==> flow/design.v <==
module float_adder(
    input   clk,
    input   rst,
    input   [31:0]  x,
    input   [31:0]  y,
    output  reg [31:0]  z,
    output  reg [1:0]   overflow  
);
    reg [24:0] m_x, m_y, m_z;
    reg [27:0] m_x_ext, m_y_ext, m_z_ext;
    reg [7:0] e_x, e_y, e_z;
    reg [2:0] s_x, s_y, s_z;
    reg [2:0] state_now;
    parameter S_start = 3'b000;
    parameter S_align = 3'b001;
    parameter S_add = 3'b010;
    parameter S_normal = 3'b011;
    parameter S_overflow = 3'b100;
    parameter S_zerocheck = 3'b101;
    parameter S_IDLE = 3'b110;
    wire [5:0] shift_bit;
    FHB32 fhb32_x(
        .x({4'b0, m_z_ext}),
        .high_bit(shift_bit)
    );
    always @(posedge clk or negedge rst) begin
        if (!rst) begin
            state_now <= S_start;
        end
        else begin
            case(state_now)
                S_start: begin
                    if ((x[30:23] == 8'd255 && x[22:0] != 0) || (y[30:23] == 8'd255 && y[22:0] != 0))
                        state_now <= S_overflow;
                    else if ((x[30:23] == 8'd255 && x[22:0] == 0) || (y[30:23] == 8'd255 && y[22:0] == 0))
                        state_now <= S_overflow;
                    else
                        state_now <= S_zerocheck;
                end
                S_zerocheck: begin
                    if ((m_x[22:0] == 0 && e_x == 8'b0) || (m_y[22:0] == 0 && e_y == 8'b0))
                        state_now <= S_overflow;
                    else
                        state_now <= S_align;
                end
                S_align: state_now <= S_add;
                S_add: begin
                    if (s_x != s_y && m_x_ext == m_y_ext)
                        state_now <= S_overflow;
                    else
                        state_now <= S_normal;
                end
                S_normal: state_now <= S_overflow;
                default: state_now <= S_IDLE;
            endcase
        end
    end
    always @(posedge clk) begin
        case(state_now)
            S_start: begin
                e_x <= x[30:23];
                e_y <= y[30:23];
                m_x <= {2'b01, x[22:0]};  
                m_y <= {2'b01, y[22:0]};
                s_x <= {2'b0, x[31]};
                s_y <= {2'b0, y[31]};
                if ((x[30:23] == 8'd255 && x[22:0] != 0) || (y[30:23] == 8'd255 && y[22:0] != 0)) begin
                    overflow <= 2'b11;
                    s_z <= 3'd1;
                    e_z <= 8'd255;
                    m_z <= 25'h7fffff;
                end
                else if ((x[30:23] == 8'd255 && x[22:0] == 0) || (y[30:23] == 8'd255 && y[22:0] == 0)) begin
                    overflow <= 2'b11;
                    s_z <= {2'b0, x[31]};
                    e_z <= 8'd255;
                    if ((x[30:23] == 8'd255 && x[22:0] == 0) && (y[30:23] == 8'd255 && y[22:0] == 0) && x[31] != y[31]) begin
                        m_z <= 25'h7fffff;
                    end else begin
                        m_z <= 25'b0;
                    end
                end
                else begin
                    overflow <= 2'b00;
                end
            end
            S_zerocheck: begin
                if (m_x[22:0] == 0 && e_x == 8'b0) begin
                    s_z <= s_y;
                    e_z <= e_y;
                    m_z <= m_y;
                end
                else if (m_y[22:0] == 0 && e_y == 8'b0) begin
                    s_z <= s_x;
                    e_z <= e_x;
                    m_z <= m_x;
                end
            end
            S_align: begin
                if (e_x == e_y) begin
                    e_z <= e_x;
                    m_x_ext <= {m_x[23:0], 3'b0};
                    m_y_ext <= {m_y[23:0], 3'b0};
                end else if (e_x < e_y) begin
                    e_z <= e_y;
                    m_x_ext <= {m_x >> (e_y - e_x), 3'b0};
                    m_y_ext <= {m_y[23:0], 3'b0};
                end else begin
                    e_z <= e_x;
                    m_x_ext <= {m_x[23:0], 3'b0};
                    m_y_ext <= {m_y >> (e_x - e_y), 3'b0};
                end
            end
            S_add: begin
                if (s_x == s_y) begin
                    m_z_ext <= m_x_ext + m_y_ext;
                    s_z <= s_x;
                end else begin
                    if (m_x_ext < m_y_ext) begin
                        m_z_ext <= m_y_ext - m_x_ext;
                        s_z <= s_y;
                    end else if (m_x_ext > m_y_ext) begin
                        m_z_ext <= m_x_ext - m_y_ext;
                        s_z <= s_x;
                    end else begin
                        m_z <= 25'd0;
                        e_z <= 8'd0;
                        s_z <= 3'd0;
                    end
                end
            end
            S_normal: begin
                if (m_z_ext[27] == 1'b1) begin
                    if (e_z == 8'd254) begin
                        s_z <= s_x;
                        e_z <= 8'd255;
                        m_z <= 0;
                        overflow <= 2'b01;
                    end else begin
                        m_z <= {1'b0, m_z_ext[26:4]};
                        e_z <= e_z + 8'b1;
                    end
                end else begin
                    if (m_z_ext[26] == 1'b0 && e_z >= 1) begin
                        m_z <= (m_z_ext << (6'd26 - shift_bit)) >> 3;
                        e_z <= e_z + shift_bit - 6'd26;
                    end
                    else begin
                        m_z <= m_z_ext[27:3];
                    end
                end
            end
            S_overflow: begin
                z <= {s_z[0], e_z[7:0], m_z[22:0]};
            end
            default: ;
        endcase
    end
endmodule
module FHB32(
    input [31:0] x,
    output reg [5:0] high_bit
);
    integer i;
    always @(*) begin
        high_bit = 0;
        for (i = 0; i < 32; i = i + 1)
            if (x[i] == 1'b1) high_bit = i[5:0];
    end
endmodule
From RTL to reports: float_adder
Tool output for the design above before and after an edit, in the order of the flow.
"orig" refers to lines of the RTL above, "edited" to lines of the edited file.
"delta" is "edited" less "orig", of the values as shown; "change_rel_pct" is that difference over "orig", in percent.
Operators carry their Yosys type and port widths (W data, S select, Z words).
Cell names lack the library's common part.
{"block": "design", "design": "float_adder", "clock_port": "clk", "lib": "sky130hd", "pvt_corner": "tt_025C_1v80"}

Edit of the RTL
Unified diff, file above to edited file.
The edited RTL no longer does the same as the RTL above: the edit was made by script, with no optimisation intended.
begin of diff
@@ -20,8 +20,11 @@
     parameter S_IDLE = 3'b110;
     wire [5:0] shift_bit;
+    wire [5:0] shift_bit_a, shift_bit_b;
     FHB32 fhb32_x(
         .x({4'b0, m_z_ext}),
-        .high_bit(shift_bit)
+        .high_bit(shift_bit_a)
     );
+    FHB32 fhb32_x_alt (.x(~({4'b0, m_z_ext})), .high_bit(shift_bit_b));
+    assign shift_bit = shift_bit_a ^ shift_bit_b;
     always @(posedge clk or negedge rst) begin
         if (!rst) begin
end of diff

Elaborated design
Counts by Yosys on the flattened word-level netlist (proc, flatten, opt, wreduce; memories kept). Register bits leave out memories and registers merged into their read ports (data or address). Print and check cells are left out. Cells with the same type and inputs are merged into one.
{"block": "word_totals", "item": "regBits", "orig": 217, "edited": 217, "delta": 0, "change_rel_pct": 0.00}
{"block": "word_totals", "item": "in_bits", "orig": 66, "edited": 66, "delta": 0, "change_rel_pct": 0.00}
{"block": "word_totals", "item": "out_inout_bits", "orig": 34, "edited": 34, "delta": 0, "change_rel_pct": 0.00}
{"block": "word_totals", "item": "word_cells", "orig": 172, "edited": 205, "delta": 33, "change_rel_pct": 19.19}
{"block": "op_classes", "item": "add_sub_neg", "orig": 9, "edited": 9, "delta": 0, "change_rel_pct": 0.00}
{"block": "op_classes", "item": "n_cmp", "orig": 4, "edited": 4, "delta": 0, "change_rel_pct": 0.00}
{"block": "op_classes", "item": "equal", "orig": 21, "edited": 21, "delta": 0, "change_rel_pct": 0.00}
{"block": "op_classes", "item": "shift", "orig": 3, "edited": 3, "delta": 0, "change_rel_pct": 0.00}
{"block": "op_classes", "item": "mux", "orig": 79, "edited": 110, "delta": 31, "change_rel_pct": 39.24}
{"block": "op_classes", "item": "n_logic", "orig": 2, "edited": 4, "delta": 2, "change_rel_pct": 100.00}
{"block": "op_classes", "item": "reduce_logical", "orig": 33, "edited": 33, "delta": 0, "change_rel_pct": 0.00}
{"block": "ops", "op": "$mux W6", "orig": 26, "edited": 56, "delta": 30, "change_rel_pct": 115.38}
{"block": "ops", "op": "$mux W1", "orig": 12, "edited": 13, "delta": 1, "change_rel_pct": 8.33}
{"block": "ops", "op": "$not A28 Y32", "orig": 0, "edited": 1, "delta": 1}
{"block": "ops", "op": "$xor A6 B6 Y6", "orig": 0, "edited": 1, "delta": 1}
{"block": "ops", "op": "$mux W8", "orig": 12, "edited": 12, "delta": 0, "change_rel_pct": 0.00}
{"block": "ops", "op": "$mux W23", "orig": 11, "edited": 11, "delta": 0, "change_rel_pct": 0.00}
{"block": "ops", "op": "$logic_and A1 B1 Y1", "orig": 10, "edited": 10, "delta": 0, "change_rel_pct": 0.00}
{"block": "ops", "op": "$ne A2 B2 Y1 const B", "orig": 5, "edited": 5, "delta": 0, "change_rel_pct": 0.00}
{"block": "ops", "op": "$logic_not A23 Y1", "orig": 4, "edited": 4, "delta": 0, "change_rel_pct": 0.00}
{"block": "ops", "op": "$mux W2", "orig": 4, "edited": 4, "delta": 0, "change_rel_pct": 0.00}
{"block": "ops", "op": "$mux W26", "orig": 4, "edited": 4, "delta": 0, "change_rel_pct": 0.00}
{"block": "ops", "op": "$eq A8 B8 Y1 const B", "orig": 3, "edited": 3, "delta": 0, "change_rel_pct": 0.00}
{"block": "ops", "op": "$logic_or A1 B1 Y1", "orig": 3, "edited": 3, "delta": 0, "change_rel_pct": 0.00}
{"block": "ops", "op": "$mux W28", "orig": 3, "edited": 3, "delta": 0, "change_rel_pct": 0.00}
{"block": "ops", "op": "$ne A3 B3 Y1 const B", "orig": 3, "edited": 3, "delta": 0, "change_rel_pct": 0.00}
{"block": "ops", "op": "$eq A3 B2 Y1 const B", "orig": 2, "edited": 2, "delta": 0, "change_rel_pct": 0.00}
{"block": "ops", "op": "$eq A3 B3 Y1 const B", "orig": 2, "edited": 2, "delta": 0, "change_rel_pct": 0.00}
{"block": "ops", "op": "$logic_not A8 Y1", "orig": 2, "edited": 2, "delta": 0, "change_rel_pct": 0.00}
{"block": "ops", "op": "$mux W3", "orig": 2, "edited": 2, "delta": 0, "change_rel_pct": 0.00}
{"block": "ops", "op": "$ne A1 B1 Y1", "orig": 2, "edited": 2, "delta": 0, "change_rel_pct": 0.00}
{"block": "ops", "op": "$not A1 Y1", "orig": 2, "edited": 2, "delta": 0, "change_rel_pct": 0.00}
{"block": "ops", "op": "$reduce_bool A23 Y1", "orig": 2, "edited": 2, "delta": 0, "change_rel_pct": 0.00}
{"block": "ops", "op": "$reduce_or A2 Y1", "orig": 2, "edited": 2, "delta": 0, "change_rel_pct": 0.00}
{"block": "ops", "op": "$shr A24 B8 Y25", "orig": 2, "edited": 2, "delta": 0, "change_rel_pct": 0.00}
{"block": "ops", "op": "$sub A28 B28 Y28", "orig": 2, "edited": 2, "delta": 0, "change_rel_pct": 0.00}
{"block": "ops", "op": "$sub A8 B8 Y8", "orig": 2, "edited": 2, "delta": 0, "change_rel_pct": 0.00}
{"block": "ops", "op": "$add A28 B28 Y28", "orig": 1, "edited": 1, "delta": 0, "change_rel_pct": 0.00}
{"block": "ops", "op": "$add A8 B1 Y8 const B", "orig": 1, "edited": 1, "delta": 0, "change_rel_pct": 0.00}
Not every row of either side is listed.

Longest topological paths
Yosys ltp: most cells in a row. Word level: on the elaborated netlist, between registers, memories and ports. Mapped: between sequential cells and ports; inverters and the memories' decode and read muxes count.
{"block": "logic_depth", "item": "depth_word", "orig": 32, "edited": 38, "delta": 6, "change_rel_pct": 18.75}
{"block": "logic_depth", "item": "ABC_AREA", "orig": "0", "edited": "0"}
{"block": "logic_depth", "item": "depth_mapped", "orig": 20, "edited": 21, "delta": 1, "change_rel_pct": 5.00}
{"block": "logic_depth", "item": "mapped_depth_nobuf", "orig": 19, "edited": 18, "delta": -1, "change_rel_pct": -5.26}

After synthesis
Source: synth_stat.txt of the flow (Yosys; design flattened, memories mapped). It holds for the ABC_AREA given above (unset counts as 0); a run with the other value may have another netlist.
{"block": "types", "type": "nor2_1", "orig": 179, "edited": 149, "delta": -30, "change_rel_pct": -16.76}
{"block": "types", "type": "mux2_2", "orig": 36, "edited": 13, "delta": -23, "change_rel_pct": -63.89}
{"block": "types", "type": "o21ai_0", "orig": 113, "edited": 92, "delta": -21, "change_rel_pct": -18.58}
{"block": "types", "type": "mux2i_1", "orig": 49, "edited": 69, "delta": 20, "change_rel_pct": 40.82}
{"block": "types", "type": "a21o_1", "orig": 36, "edited": 56, "delta": 20, "change_rel_pct": 55.56}
{"block": "types", "type": "nand3_1", "orig": 30, "edited": 43, "delta": 13, "change_rel_pct": 43.33}
{"block": "types", "type": "o21bai_1", "orig": 12, "edited": 24, "delta": 12, "change_rel_pct": 100.00}
{"block": "types", "type": "a31o_2", "orig": 12, "edited": 2, "delta": -10, "change_rel_pct": -83.33}
{"block": "types", "type": "a22o_1", "orig": 14, "edited": 6, "delta": -8, "change_rel_pct": -57.14}
{"block": "types", "type": "o21a_1", "orig": 8, "edited": 15, "delta": 7, "change_rel_pct": 87.50}
{"block": "types", "type": "inv_1", "orig": 125, "edited": 131, "delta": 6, "change_rel_pct": 4.80}
{"block": "types", "type": "nand4_1", "orig": 19, "edited": 25, "delta": 6, "change_rel_pct": 31.58}
{"block": "types", "type": "a311oi_1", "orig": 7, "edited": 13, "delta": 6, "change_rel_pct": 85.71}
{"block": "types", "type": "a211o_1", "orig": 6, "edited": 12, "delta": 6, "change_rel_pct": 100.00}
{"block": "types", "type": "o221ai_1", "orig": 4, "edited": 10, "delta": 6, "change_rel_pct": 150.00}
{"block": "types", "type": "a21oi_1", "orig": 173, "edited": 178, "delta": 5, "change_rel_pct": 2.89}
{"block": "types", "type": "o41ai_1", "orig": 7, "edited": 12, "delta": 5, "change_rel_pct": 71.43}
{"block": "types", "type": "nand2_1", "orig": 167, "edited": 171, "delta": 4, "change_rel_pct": 2.40}
Not every row of either side is listed.
{"block": "synth_totals", "item": "mapped_cells", "orig": 1904, "edited": 1919, "delta": 15, "change_rel_pct": 0.79}
{"block": "synth_totals", "item": "area_um2", "orig": 17267.8, "edited": 17418.0, "delta": 150.2, "change_rel_pct": 0.87}
{"block": "synth_totals", "item": "ffs", "orig": 209, "edited": 209, "delta": 0, "change_rel_pct": 0.00}
{"block": "synth_totals", "item": "buf_cells", "orig": 125, "edited": 124, "delta": -1, "change_rel_pct": -0.80}
By module: a second synthesis without flattening, with its own total; a netlist apart from the flattened one above.
{"block": "unflattened", "item": "hier_cells", "orig": 1831, "edited": 1938, "delta": 107, "change_rel_pct": 5.84}
{"block": "unflattened", "item": "area_unflattened_um2", "orig": 16783.6, "edited": 17431.7, "delta": 648.1, "change_rel_pct": 3.86}
Rows give one instance, submodules left out.
{"block": "modules_orig", "module": "float_adder", "instances": 1, "n_cells": 1769, "mod_area_um2": 16419.5}
{"block": "modules_orig", "module": "FHB32", "instances": 1, "n_cells": 62, "mod_area_um2": 364.1}
{"block": "modules_edited", "module": "float_adder", "instances": 1, "n_cells": 1814, "mod_area_um2": 16703.5}
{"block": "modules_edited", "module": "FHB32", "instances": 2, "n_cells": 62, "mod_area_um2": 364.1}

Timing after synthesis
Source: OpenSTA report_checks on the synthesized netlist (no wires, ideal clock, input and output delay 20% of the period each), path of least setup slack; recovery checks are left aside. Register names are those of the netlist, which keeps one name where synthesis merged equal registers.
{"block": "synth_timing", "item": "path_kind", "orig": "flip-flop to flip-flop", "edited": "flip-flop to flip-flop"}
{"block": "synth_timing", "item": "start", "orig": "reg m_y_ext[11]", "edited": "reg m_x_ext[17]"}
{"block": "synth_timing", "item": "end", "orig": "reg e_z[0]", "edited": "reg m_z[0]"}
{"block": "synth_timing", "item": "period_ps", "orig": 5000, "edited": 5000, "delta": 0, "change_rel_pct": 0.00}
{"block": "synth_timing", "item": "setup_ps", "orig": 419, "edited": 442, "delta": 23}
{"block": "synth_timing", "item": "t_arrival_ps", "orig": 4586, "edited": 4347, "delta": -239, "change_rel_pct": -5.21}
{"block": "synth_timing", "item": "path_slack_ps", "orig": -5, "edited": 211, "delta": 216}
{"block": "synth_timing", "item": "delay_ps", "orig": 5005, "edited": 4789, "delta": -216, "change_rel_pct": -4.32}
{"block": "synth_timing", "item": "path_stages", "orig": 12, "edited": 14, "delta": 2, "change_rel_pct": 16.67}
{"block": "synth_timing", "item": "path_buffers", "orig": 2, "edited": 3, "delta": 1, "change_rel_pct": 50.00}
{"block": "synth_timing", "item": "synth_period_reached_ps", "orig": 5005, "edited": 4789, "delta": -216, "change_rel_pct": -4.32}
"delay_ps" is the arrival time less input delay plus setup time.
"path_stages" counts driving pins, that of a launching flip-flop among them; a cell with two outputs on the path counts twice.
"synth_period_reached_ps" is the clock period less the worst setup slack; recovery checks do not enter. This is arithmetic on one report: input and output delays are still those of the set period (20% each).
The rows between start and end are the longest chain of elaborated cells between them; the timing report does not say that the signal goes this way. Where chains are equally long, one stands for them.
Each line given opens the expression or statement behind the cell; cells for indexed reads and writes are added by Yosys, which also makes memories of some case tables.
A register here has more assigning lines than the two given.
orig: The path ends at the enable pin of a flip-flop; only ways to that pin are counted.
{"block": "synth_between_orig", "path_cell_list": "edfxtp_1 -> ha_1 -> clkbuf_1 -> a211oi_1 -> nor2b_1 -> o31ai_1 -> o211ai_1 -> a31o_2 -> nand2_1 -> buf_2 -> a31oi_1 -> a2111oi_0", "elab_chain_len": 3}
{"block": "synth_rtl_orig", "item": "start, declared", "line_no": 10, "source": "reg [27:0] m_x_ext, m_y_ext, m_z_ext;"}
{"block": "synth_rtl_orig", "item": "start, assigned", "line_no": 103, "source": "m_y_ext <= {m_y[23:0], 3'b0};"}
{"block": "synth_rtl_orig", "item": "start, assigned", "line_no": 107, "source": "m_y_ext <= {m_y[23:0], 3'b0};"}
{"block": "synth_rtl_orig", "item": "$gt A28 B28 Y1", "line_no": 122, "source": "end else if (m_x_ext > m_y_ext) begin"}
{"block": "synth_rtl_orig", "item": "$ne A2 B2 Y1"}
{"block": "synth_rtl_orig", "item": "$reduce_and A7 Y1"}
{"block": "synth_rtl_orig", "item": "end, assigned", "line_no": 105, "source": "e_z <= e_y;"}
{"block": "synth_rtl_orig", "item": "end, assigned", "line_no": 109, "source": "e_z <= e_x;"}
{"block": "synth_rtl_orig", "item": "end, declared", "line_no": 11, "source": "reg [7:0] e_x, e_y, e_z;"}
edited: The path ends at the enable pin of a flip-flop; only ways to that pin are counted.
{"block": "synth_between_edited", "path_cell_list": "edfxtp_1 -> inv_1 -> ha_1 -> clkbuf_1 -> a21oi_1 -> o21ai_0 -> a221o_1 -> a21oi_1 -> a31o_2 -> buf_2 -> buf_2 -> nor2_1 -> nor2_1 -> nor2_1", "elab_chain_len": 3}
{"block": "synth_rtl_edited", "item": "start, declared", "line_no": 10, "source": "reg [27:0] m_x_ext, m_y_ext, m_z_ext;"}
{"block": "synth_rtl_edited", "item": "start, assigned", "line_no": 105, "source": "m_x_ext <= {m_x[23:0], 3'b0};"}
{"block": "synth_rtl_edited", "item": "start, assigned", "line_no": 109, "source": "m_x_ext <= {m_x >> (e_y - e_x), 3'b0};"}
{"block": "synth_rtl_edited", "item": "$gt A28 B28 Y1", "line_no": 125, "source": "end else if (m_x_ext > m_y_ext) begin"}
{"block": "synth_rtl_edited", "item": "$ne A2 B2 Y1"}
{"block": "synth_rtl_edited", "item": "$reduce_and A6 Y1"}
{"block": "synth_rtl_edited", "item": "end, assigned", "line_no": 143, "source": "m_z <= {1'b0, m_z_ext[26:4]};"}
{"block": "synth_rtl_edited", "item": "end, assigned", "line_no": 148, "source": "m_z <= (m_z_ext << (6'd26 - shift_bit)) >> 3;"}

Timing after layout
From the final timing report of the runs of pair A: the path of least setup slack in the routed layout; clock arrival at registers is part of the times.
The report prints the path's times to 10 ps; the period is as set.
{"block": "layout_timing", "item": "path_kind", "orig": "flip-flop to flip-flop", "edited": "flip-flop to flip-flop"}
{"block": "layout_timing", "item": "start", "orig": "reg e_x[0]", "edited": "reg m_z_ext[3]"}
{"block": "layout_timing", "item": "end", "orig": "reg m_y_ext[16]", "edited": "reg m_z[20]"}
{"block": "layout_timing", "item": "period_ps", "orig": 4220, "edited": 4220, "delta": 0, "change_rel_pct": 0.00}
{"block": "layout_timing", "item": "setup_ps", "orig": 140, "edited": 240, "delta": 100}
{"block": "layout_timing", "item": "t_arrival_ps", "orig": 4350, "edited": 4320, "delta": -30, "change_rel_pct": -0.69}
{"block": "layout_timing", "item": "path_slack_ps", "orig": 270, "edited": 210, "delta": -60}
{"block": "layout_timing", "item": "path_stages", "orig": 15, "edited": 17, "delta": 2, "change_rel_pct": 13.33}
{"block": "layout_timing", "item": "path_buffers", "orig": 1, "edited": 2, "delta": 1, "change_rel_pct": 100.00}
The rows between start and end are the longest chain of elaborated cells between them; the timing report does not say that the signal goes this way. Where chains are equally long, one stands for them.
A register here has more assigning lines than the two given.
{"block": "layout_between_orig", "path_cell_list": "edfxtp_1 -> inv_1 -> ha_2 -> inv_1 -> fa_1 -> a21o_1 -> a21oi_1 -> nor2b_1 -> o21ai_0 -> o21ai_0 -> o211ai_1 -> nor3_2 -> buf_4 -> nor3_1 -> a221o_1", "elab_chain_len": 4}
{"block": "layout_rtl_orig", "item": "start, declared", "line_no": 11, "source": "reg [7:0] e_x, e_y, e_z;"}
{"block": "layout_rtl_orig", "item": "start, assigned", "line_no": 61, "source": "e_x <= x[30:23];"}
{"block": "layout_rtl_orig", "item": "$sub A8 B8 Y8", "line_no": 111, "source": "m_y_ext <= {m_y >> (e_x - e_y), 3'b0};"}
{"block": "layout_rtl_orig", "item": "$shr A24 B8 Y25", "line_no": 111}
{"block": "layout_rtl_orig", "item": "$mux W26", "line_no": 104, "source": "end else if (e_x < e_y) begin"}
{"block": "layout_rtl_orig", "item": "$mux W26", "line_no": 100, "source": "if (e_x == e_y) begin"}
{"block": "layout_rtl_orig", "item": "end, assigned", "line_no": 103, "source": "m_y_ext <= {m_y[23:0], 3'b0};"}
{"block": "layout_rtl_orig", "item": "end, assigned", "line_no": 107, "source": "m_y_ext <= {m_y[23:0], 3'b0};"}
{"block": "layout_rtl_orig", "item": "end, declared", "line_no": 10, "source": "reg [27:0] m_x_ext, m_y_ext, m_z_ext;"}
{"block": "layout_between_edited", "path_cell_list": "edfxtp_1 -> inv_1 -> o311ai_0 -> a31oi_1 -> or2_2 -> o31ai_1 -> inv_1 -> ha_1 -> inv_1 -> xnor2_4 -> buf_4 -> mux2i_1 -> o22ai_1 -> a211oi_1 -> nor3_1 -> buf_4 -> a211o_1", "elab_chain_len": 36}
{"block": "layout_rtl_edited", "item": "start, declared", "line_no": 10, "source": "reg [27:0] m_x_ext, m_y_ext, m_z_ext;"}
{"block": "layout_rtl_edited", "item": "start, assigned", "line_no": 119, "source": "m_z_ext <= m_x_ext + m_y_ext;"}
{"block": "layout_rtl_edited", "item": "start, assigned", "line_no": 123, "source": "m_z_ext <= m_y_ext - m_x_ext;"}
{"block": "layout_rtl_edited", "item": "$not A28 Y32", "line_no": 27, "source": "FHB32 fhb32_x_alt (.x(~({4'b0, m_z_ext})), .high_bit(shift_bit_b));"}
{"block": "layout_rtl_edited", "item": "$mux W6 x29", "line_no": 171, "source": "if (x[i] == 1'b1) high_bit = i[5:0];"}
{"block": "layout_rtl_edited", "item": "$xor A6 B6 Y6", "line_no": 28, "source": "assign shift_bit = shift_bit_a ^ shift_bit_b;"}
{"block": "layout_rtl_edited", "item": "$sub A5 B6 Y6", "line_no": 148, "source": "m_z <= (m_z_ext << (6'd26 - shift_bit)) >> 3;"}
{"block": "layout_rtl_edited", "item": "$shl A28 B6 Y26", "line_no": 148}
{"block": "layout_rtl_edited", "item": "$mux W23", "line_no": 147, "source": "if (m_z_ext[26] == 1'b0 && e_z >= 1) begin"}
{"block": "layout_rtl_edited", "item": "$mux W23", "line_no": 136, "source": "if (m_z_ext[27] == 1'b1) begin"}
{"block": "layout_rtl_edited", "item": "$pmux W23 S4", "line_no": 62, "source": "case(state_now)"}
{"block": "layout_rtl_edited", "item": "end, assigned", "line_no": 94, "source": "m_z <= m_y;"}
{"block": "layout_rtl_edited", "item": "end, assigned", "line_no": 99, "source": "m_z <= m_x;"}

Layout results
Both versions went through the flow (Yosys, OpenROAD) with the same settings in each pair. Constraints: input delay and output delay 20% of the set period each, output load 0.01 pF.
{"block": "flow_settings_pair_A", "CORE_UTILIZATION": 40, "period_ns": 4.22, "CAP_MARGIN": 20, "CORE_MARGIN": 2, "SLEW_MARGIN": 20}
{"block": "measured_pair_A", "item": "yosys.chip_area_um2", "orig": 17267.8, "edited": 17418.0, "delta": 150.2, "change_rel_pct": 0.87}
{"block": "measured_pair_A", "item": "die_area_um2", "orig": 44846.5, "edited": 45230.7, "delta": 384.2, "change_rel_pct": 0.86}
{"block": "measured_pair_A", "item": "finalCellArea_um2", "orig": 19981.7, "edited": 20354.5, "delta": 372.8, "change_rel_pct": 1.87}
{"block": "measured_pair_A", "item": "setup_ws_ps", "orig": 272, "edited": 209, "delta": -63}
{"block": "measured_pair_A", "item": "worst_hold_slack_ps", "orig": 417, "edited": 419, "delta": 2}
{"block": "measured_pair_A", "item": "fin_power_mw", "orig": 9.157, "edited": 8.805, "delta": -0.352, "change_rel_pct": -3.84}
{"block": "measured_pair_A", "item": "clock_period_reached_ps", "orig": 3948, "edited": 4011, "delta": 63, "change_rel_pct": 1.60}
{"block": "flow_settings_pair_B", "CELL_PAD_IN_SITES_GLOBAL_PLACEMENT": 2, "CORE_UTILIZATION": 33, "CTS_CLUSTER_SIZE": 74, "GPL_TIMING_DRIVEN": 1, "MAX_ROUTING_LAYER": "met5", "MIN_ROUTING_LAYER": "met1", "PLACE_DENSITY_LB_ADDON": 0.21, "SETUP_SLACK_MARGIN": -0.03, "TNS_END_PERCENT": 25, "period_ns": 3.97, "CAP_MARGIN": 20, "CORE_MARGIN": 2, "SLEW_MARGIN": 20}
{"block": "measured_pair_B", "item": "yosys.chip_area_um2", "orig": 17267.8, "edited": 17418.0, "delta": 150.2, "change_rel_pct": 0.87}
{"block": "measured_pair_B", "item": "die_area_um2", "orig": 54172.6, "edited": 54634.4, "delta": 461.8, "change_rel_pct": 0.85}
{"block": "measured_pair_B", "item": "finalCellArea_um2", "orig": 20577.2, "edited": 20915.1, "delta": 337.9, "change_rel_pct": 1.64}
{"block": "measured_pair_B", "item": "setup_ws_ps", "orig": 168, "edited": 118, "delta": -50}
{"block": "measured_pair_B", "item": "worst_hold_slack_ps", "orig": 419, "edited": 420, "delta": 1}
{"block": "measured_pair_B", "item": "fin_power_mw", "orig": 10.158, "edited": 9.684, "delta": -0.474, "change_rel_pct": -4.67}
{"block": "measured_pair_B", "item": "clock_period_reached_ps", "orig": 3802, "edited": 3852, "delta": 50, "change_rel_pct": 1.32}
"clock_period_reached_ps" means the clock period less the worst setup slack. The figure is calculated, with input and output delays left at 20% of the set period.
"fin_power_mw" is the tool's figure for a default switching activity; nothing was simulated.
